==> flow/design.v <==
`timescale 1ns / 1ps
module thresholding(
    input wire clk, reset, enable,
    input wire signed [11 : 0] sig,
    output reg signed [11 : 0] y,
    output reg done,
    output reg [11 : 0] id
    );
parameter N = 2048, W = 13, threshold = 84, MEAN = 958;
localparam IDLE = 1'b0,
           WAIT = 2'b1,
           WORKING = 1'b1;
reg signed [11 : 0] d [0 : W - 1];  
reg signed [11 : 0] th;
reg signed [16 : 0] sum;
reg signed [11 : 0] curr_avg;
wire signed [11 : 0] din_curr_avg;
wire signed [16 : 0] din_sum;
reg state;
wire signed [11 : 0] mean;
wire signed [11 : 0] sig_diff;
assign din_curr_avg = din_sum/W;
assign mean = MEAN;
assign sig_diff = sig - mean;
assign din_sum = (sum + sig_diff - d[W - 1]);
integer i, j;
always @ (posedge clk)
begin
    if(reset) begin
        for(i = 0; i < W; i = i + 1) begin
            d[i] <= 12'b0;
        end
        sum <= 17'b0;
        curr_avg <= 12'b0;
        th <= threshold;
        state <= IDLE;
        done <= 1'b0;
        id <= 12'b0;
    end
    else begin
        case(state)
        IDLE: begin
            if(enable == 1'b1) begin
                state <= WORKING;
                id <= 12'b111111111111;
            end
            done <= 1'b0;
        end
        WORKING: begin
            sum <= din_sum;
            curr_avg <= din_curr_avg;
            for(j = 1; j < W; j = j + 1) begin
                d[j] <= d[j - 1];
            end
            d[0] <= sig_diff;
            if(sig_diff >= th + curr_avg) begin
                y <= sig_diff;
            end
            else begin
                y <= 12'b0;
            end
            done <= 1'b1;
            id = id + 1;
            if(id == 2047)
                state <= IDLE;
        end
        endcase
    end
end
endmodule
Step by step through the tools: thresholding
The steps from the RTL of thresholding to its reports follow in flow order.
Lines are those of the file above, counted from 1.
{"block": "inputs", "top": "thresholding", "clk_port": "clk", "library": "sky130hd", "lib_corner": "tt_025C_1v80"}

Word level
Source: Yosys, flattened and elaborated. Widths are those after wreduce. Registers that Yosys merges into a memory's read port (data or address) are not register bits. Print and check cells do not count. Equal cells are merged and count once.
{"block": "word_totals", "reg_bits": 211, "latchBits": 0, "ramBits": 0, "mem_bits_ro": 0, "clocked_rd_ports_x_width": 0, "memories": 0, "input_bits": 15, "output_inout_bits": 25, "wordCells": 37}
{"block": "op_classes", "add_sub_neg": 5, "mul": 0, "div": 1, "n_cmp": 1, "eq_ne": 2, "shift": 0, "mux": 6, "bitwise": 2, "n_reduce_logical": 1}
{"block": "ops", "op": "17-bit by 5-bit divider with 32-bit output (second input constant)", "n": 1}
{"block": "ops", "op": "12-bit case mux with 2-bit select", "n": 1}
{"block": "ops", "op": "17-bit by 12-bit adder with 17-bit output", "n": 1}
{"block": "ops", "op": "17-bit by 12-bit subtractor with 17-bit output", "n": 1}
{"block": "ops", "op": "12-bit by 1-bit adder with 12-bit output (second input constant)", "n": 1}
{"block": "ops", "op": "12-bit by 11-bit subtractor with 12-bit output (second input constant)", "n": 1}
{"block": "ops", "op": "12-bit by 11-bit equality test with 1-bit output (second input constant)", "n": 1}
{"block": "ops", "op": "12-bit greater-or-equal comparator", "n": 1}
{"block": "ops", "op": "8-bit by 12-bit adder with 12-bit output (first input constant)", "n": 1}
{"block": "ops", "op": "12-bit 2-to-1 mux", "n": 1}
{"block": "ops", "op": "1-bit case mux with 2-bit select", "n": 2}
{"block": "ops", "op": "1-bit NOT", "n": 2}
{"block": "ops", "op": "2-bit != test (second input constant)", "n": 1}
{"block": "ops", "op": "2-bit AND reduction", "n": 1}
{"block": "ops", "op": "1-bit 2-to-1 mux", "n": 2}

Logic depth
Longest topological path by Yosys (ltp), each cell counted once; first at word level (registers and memories cut), then after technology mapping (sequential cells cut; the memories' decode and read muxes count).
{"block": "logic_depth", "ltp_word": 4, "abc_area": 0, "mapped_depth": 57}

Synthesis result
The flow's flattened synthesis, as Yosys stat reports it; memories are mapped. The netlist is that of the ABC_AREA named above (0 if unset); the other value can give another one.
{"block": "synth_totals", "cell_count": 1533, "mapped_area_um2": 13326.5, "ffs": 211, "buf_cells": 86}
{"block": "types", "cell": "sky130_fd_sc_hd__dfxtp_1", "n": 199, "area_total_um2": 3.98E+03}
{"block": "types", "cell": "sky130_fd_sc_hd__mux2i_1", "n": 180, "area_total_um2": 1.8E+03}
{"block": "types", "cell": "sky130_fd_sc_hd__nor2_1", "n": 256, "area_total_um2": 960.922}
{"block": "types", "cell": "sky130_fd_sc_hd__ha_1", "n": 39, "area_total_um2": 487.968}
{"block": "types", "cell": "sky130_fd_sc_hd__edfxtp_1", "n": 12, "area_total_um2": 360.346}
{"block": "types", "cell": "sky130_fd_sc_hd__xnor2_1", "n": 41, "area_total_um2": 359.094}
{"block": "types", "cell": "sky130_fd_sc_hd__fa_1", "n": 16, "area_total_um2": 320.307}
{"block": "types", "cell": "sky130_fd_sc_hd__a211oi_1", "n": 41, "area_total_um2": 307.795}
{"block": "types", "cell": "sky130_fd_sc_hd__inv_1", "n": 75, "area_total_um2": 281.52}
{"block": "types", "cell": "sky130_fd_sc_hd__xor2_1", "n": 31, "area_total_um2": 271.51}
{"block": "types", "cell": "sky130_fd_sc_hd__a21oi_1", "n": 49, "area_total_um2": 245.235}
{"block": "types", "cell": "sky130_fd_sc_hd__nand2_1", "n": 60, "area_total_um2": 225.216}
{"block": "types", "cell": "sky130_fd_sc_hd__nand3_1", "n": 45, "area_total_um2": 225.216}
{"block": "types", "cell": "sky130_fd_sc_hd__o21ai_0", "n": 44, "area_total_um2": 220.211}
{"block": "types", "cell": "sky130_fd_sc_hd__clkbuf_1", "n": 46, "area_total_um2": 172.666}
{"block": "types", "cell": "sky130_fd_sc_hd__nor3_1", "n": 32, "area_total_um2": 160.154}
{"block": "types", "cell": "sky130_fd_sc_hd__o211ai_1", "n": 17, "area_total_um2": 127.622}
{"block": "types", "cell": "sky130_fd_sc_hd__and2_1", "n": 19, "area_total_um2": 118.864}
Other cell types: 91; their cells: 331.

Timing after synthesis
OpenSTA on the mapped netlist: ideal clock, no wires. The path of least setup slack (recovery checks aside). Input and output delay are each 20% of the period. Register names are those of the netlist, which keeps one name where synthesis merged equal registers.
{"block": "synth_path", "path_type": "input -> register", "from": "in sig[1]", "to": "reg curr_avg[10]", "clock_period_ps": 14000, "setup_time_ps": 128, "launch_ps": 2800, "arrival_time_ps": 13711, "required_ps": 13872, "slack_ps": 161, "delay_ps": 11039, "path_stages": 53, "n_path_buf": 4, "period_less_setup_slack_ps": 13839}
"delay_ps" = arrival - input delay + setup time.
"path_stages" counts driving pins, that of a launching flip-flop among them; a cell with two outputs on the path counts twice.
"period_less_setup_slack_ps" is the clock period less the worst setup slack; recovery checks do not enter. This is arithmetic on one report: input and output delays are still those of the set period (20% each).
Between the ends stands the longest chain of elaborated cells between them, by number of cells; it is not shown to be the way that was timed. Of several equally long chains one is given.
A line is the first line of the expression or statement that the cell stems from. Yosys adds cells for indexed reads and writes and turns some case tables into memories.
{"block": "synth_via", "path_cell_list": "sky130_fd_sc_hd__ha_1 sky130_fd_sc_hd__a41oi_2 sky130_fd_sc_hd__o21bai_1 sky130_fd_sc_hd__xor2_2 sky130_fd_sc_hd__fa_1 sky130_fd_sc_hd__inv_1 sky130_fd_sc_hd__ha_1 sky130_fd_sc_hd__clkbuf_1 sky130_fd_sc_hd__nand2_1 sky130_fd_sc_hd__nor4_1 sky130_fd_sc_hd__o21ai_0 sky130_fd_sc_hd__o31a_1 sky130_fd_sc_hd__and3_1 sky130_fd_sc_hd__clkbuf_1 sky130_fd_sc_hd__a31o_2 sky130_fd_sc_hd__a221o_1 sky130_fd_sc_hd__a2111oi_2 sky130_fd_sc_hd__nor3_1 (+17 left out) sky130_fd_sc_hd__ha_1 sky130_fd_sc_hd__inv_1 sky130_fd_sc_hd__a221oi_1 sky130_fd_sc_hd__nor3_1 sky130_fd_sc_hd__nor2_1 sky130_fd_sc_hd__inv_1 sky130_fd_sc_hd__ha_1 sky130_fd_sc_hd__nor3_1 sky130_fd_sc_hd__mux2i_1 sky130_fd_sc_hd__a32oi_2 sky130_fd_sc_hd__o21a_1 sky130_fd_sc_hd__o21a_2 sky130_fd_sc_hd__o2111a_1 sky130_fd_sc_hd__ha_1 sky130_fd_sc_hd__a31oi_1 sky130_fd_sc_hd__xor2_1 sky130_fd_sc_hd__mux2i_1 sky130_fd_sc_hd__nor2_1", "elab_chain_len": 4, "cells_between": 4, "cone_lines": 3, "cone_classes": "3 x add/sub; 1 x div"}
{"block": "synth_rtl", "item": "from (decl)", "line_no": 4, "text": "input wire signed [11 : 0] sig,"}
{"block": "synth_rtl", "item": "12-bit by 11-bit subtractor with 12-bit output", "line_no": 24, "text": "assign sig_diff = sig - mean;"}
{"block": "synth_rtl", "item": "17-bit by 12-bit adder with 17-bit output", "line_no": 25, "text": "assign din_sum = (sum + sig_diff - d[W - 1]);"}
{"block": "synth_rtl", "item": "17-bit by 12-bit subtractor with 17-bit output", "line_no": 25}
{"block": "synth_rtl", "item": "17-bit by 5-bit divider with 32-bit output", "line_no": 22, "text": "assign din_curr_avg = din_sum/W;"}
{"block": "synth_rtl", "item": "to (assign)", "line_no": 34, "text": "curr_avg <= 12'b0;"}
{"block": "synth_rtl", "item": "to (assign)", "line_no": 51, "text": "curr_avg <= din_curr_avg;"}
{"block": "synth_rtl", "item": "to (decl)", "line_no": 16, "text": "reg signed [11 : 0] curr_avg;"}

Timing after layout
Path of least setup slack in the final report of entry A (OpenROAD, finished layout, wires in). Where an end is a register, its clock arrival counts in the times.
The report prints the path's times to 10 ps; the period is as set.
{"block": "layout_path", "path_type": "input -> register", "from": "in sig[8]", "to": "reg curr_avg[10]", "clock_period_ps": 14000, "setup_time_ps": 70, "launch_ps": 2800, "arrival_time_ps": 13790, "required_ps": 14440, "slack_ps": 650, "path_stages": 56, "n_path_buf": 9}
Between the ends stands the longest chain of elaborated cells between them, by number of cells; it is not shown to be the way that was timed. Of several equally long chains one is given.
{"block": "layout_via", "path_cell_list": "sky130_fd_sc_hd__clkdlybuf4s50_1 sky130_fd_sc_hd__nand3_1 sky130_fd_sc_hd__nor2_1 sky130_fd_sc_hd__xor2_2 sky130_fd_sc_hd__fa_1 sky130_fd_sc_hd__inv_1 sky130_fd_sc_hd__ha_4 sky130_fd_sc_hd__a21oi_1 sky130_fd_sc_hd__o211ai_1 sky130_fd_sc_hd__and2_4 sky130_fd_sc_hd__or3_1 sky130_fd_sc_hd__a2111oi_4 sky130_fd_sc_hd__buf_4 sky130_fd_sc_hd__and2_1 sky130_fd_sc_hd__a221oi_2 sky130_fd_sc_hd__buf_4 sky130_fd_sc_hd__buf_4 sky130_fd_sc_hd__a21o_1 (+20 left out) sky130_fd_sc_hd__ha_1 sky130_fd_sc_hd__inv_1 sky130_fd_sc_hd__a221o_1 sky130_fd_sc_hd__a21oi_1 sky130_fd_sc_hd__nor2_2 sky130_fd_sc_hd__inv_1 sky130_fd_sc_hd__ha_1 sky130_fd_sc_hd__nor3_2 sky130_fd_sc_hd__mux2_2 sky130_fd_sc_hd__o211ai_1 sky130_fd_sc_hd__a31o_2 sky130_fd_sc_hd__o21a_2 sky130_fd_sc_hd__o2111a_2 sky130_fd_sc_hd__ha_4 sky130_fd_sc_hd__a31oi_1 sky130_fd_sc_hd__xor2_1 sky130_fd_sc_hd__mux2i_1 sky130_fd_sc_hd__nor2_1", "elab_chain_len": 4, "cells_between": 4, "cone_lines": 3, "cone_classes": "3 x add/sub; 1 x div"}
{"block": "layout_rtl", "item": "from (decl)", "line_no": 4, "text": "input wire signed [11 : 0] sig,"}
{"block": "layout_rtl", "item": "12-bit by 11-bit subtractor with 12-bit output", "line_no": 24, "text": "assign sig_diff = sig - mean;"}
{"block": "layout_rtl", "item": "17-bit by 12-bit adder with 17-bit output", "line_no": 25, "text": "assign din_sum = (sum + sig_diff - d[W - 1]);"}
{"block": "layout_rtl", "item": "17-bit by 12-bit subtractor with 17-bit output", "line_no": 25}
{"block": "layout_rtl", "item": "17-bit by 5-bit divider with 32-bit output", "line_no": 22, "text": "assign din_curr_avg = din_sum/W;"}
{"block": "layout_rtl", "item": "to (assign)", "line_no": 34, "text": "curr_avg <= 12'b0;"}
{"block": "layout_rtl", "item": "to (assign)", "line_no": 51, "text": "curr_avg <= din_curr_avg;"}
{"block": "layout_rtl", "item": "to (decl)", "line_no": 16, "text": "reg signed [11 : 0] curr_avg;"}

Subject: flow runs of thresholding

Hi,

Stored flow runs of thresholding (6 of them; Yosys, OpenROAD, sky130hd). They differ in their settings and are not a sequence. Constraints: input delay and output delay 20% of the set period each, output load 0.01 pF.
"timing.worst_path_ps" is the time allowed to the run's worst setup path (the clock period less input and output delay, where it has them) less its slack. Clock arrival times count: a late capture clock shortens it, a late launch clock lengthens it.
"timing.worst_path_ps" is known to 10 ps.

{"run": "entry A", "settings": { "CORE_UTILIZATION": 40, "period_ns": 14.0, "CAP_MARGIN": 20, "CORE_MARGIN": 2, "SLEW_MARGIN": 20 }, "results": { "finalCellArea_um2": 17439.2, "fin_tns_ps": 0, "setup_worst_slack_ps": 649, "die_um2": 34791.6, "timing.worst_path_ps": 10550, "worst_path_kind": "input -> register", "synthesis_area_um2": 13326.5, "util_pct": 53.3 }}
{"run": "entry B", "settings": { "CAP_MARGIN": 20, "CELL_PAD_IN_SITES_DETAIL_PLACEMENT": 2, "CELL_PAD_IN_SITES_GLOBAL_PLACEMENT": 3, "CORE_ASPECT_RATIO": 1.5, "CORE_UTILIZATION": 58, "CTS_CLUSTER_DIAMETER": 192, "GPL_ROUTABILITY_DRIVEN": 1, "GPL_TIMING_DRIVEN": 0, "MAX_ROUTING_LAYER": "met4", "MIN_ROUTING_LAYER": "met1", "PLACE_DENSITY": 0.64, "SETUP_SLACK_MARGIN": 0.83, "SLEW_MARGIN": 40, "TNS_END_PERCENT": 30, "period_ns": 14.5, "CORE_MARGIN": 2 }, "outcome": "stopped before the end: placement reported GPL-0301"}
{"run": "entry C", "settings": { "CAP_MARGIN": 35, "CORE_UTILIZATION": 58, "MAX_ROUTING_LAYER": "met4", "MIN_ROUTING_LAYER": "met1", "PLACE_DENSITY": 0.4, "SLEW_MARGIN": 35, "period_ns": 12.9, "CORE_MARGIN": 2 }, "results": { "finalCellArea_um2": 18265.0, "fin_tns_ps": -188, "setup_worst_slack_ps": -53, "die_um2": 24205.1, "timing.worst_path_ps": 10370, "worst_path_kind": "input -> register", "synthesis_area_um2": 13326.5, "util_pct": 80.9 }}
{"run": "entry D", "settings": { "CAP_MARGIN": 15, "CELL_PAD_IN_SITES_DETAIL_PLACEMENT": 1, "CORE_ASPECT_RATIO": 1.43, "CORE_MARGIN": 7, "CORE_UTILIZATION": 55, "CTS_CLUSTER_SIZE": 91, "GPL_ROUTABILITY_DRIVEN": 0, "HOLD_SLACK_MARGIN": -0.04, "MIN_ROUTING_LAYER": "met2", "PLACE_DENSITY_LB_ADDON": 0.26, "SETUP_SLACK_MARGIN": 1.14, "SLEW_MARGIN": 25, "TNS_END_PERCENT": 45, "period_ns": 14.0 }, "outcome": "stopped before the end: routing reported GRT-0116"}
{"run": "entry E", "settings": { "CORE_ASPECT_RATIO": 1.05, "HOLD_SLACK_MARGIN": -0.04, "PLACE_DENSITY_LB_ADDON": 0.24, "period_ns": 14.0, "CAP_MARGIN": 20, "CORE_MARGIN": 2, "CORE_UTILIZATION": 40, "SLEW_MARGIN": 20 }, "results": { "finalCellArea_um2": 17498.0, "fin_tns_ps": 0, "setup_worst_slack_ps": 531, "die_um2": 34793.2, "timing.worst_path_ps": 10670, "worst_path_kind": "input -> register", "synthesis_area_um2": 13326.5, "util_pct": 53.3 }}
{"run": "entry F", "settings": { "CAP_MARGIN": 25, "CELL_PAD_IN_SITES_DETAIL_PLACEMENT": 1, "CORE_ASPECT_RATIO": 1.43, "CORE_MARGIN": 7, "CORE_UTILIZATION": 55, "CTS_CLUSTER_DIAMETER": 293, "CTS_CLUSTER_SIZE": 16, "GPL_ROUTABILITY_DRIVEN": 0, "GPL_TIMING_DRIVEN": 0, "HOLD_SLACK_MARGIN": -0.04, "MIN_ROUTING_LAYER": "met2", "PLACE_DENSITY_LB_ADDON": 0.26, "SETUP_SLACK_MARGIN": -0.89, "SLEW_MARGIN": 25, "TNS_END_PERCENT": 35, "period_ns": 14.0 }, "outcome": "stopped before the end: routing reported ODB-0269"}

Regards
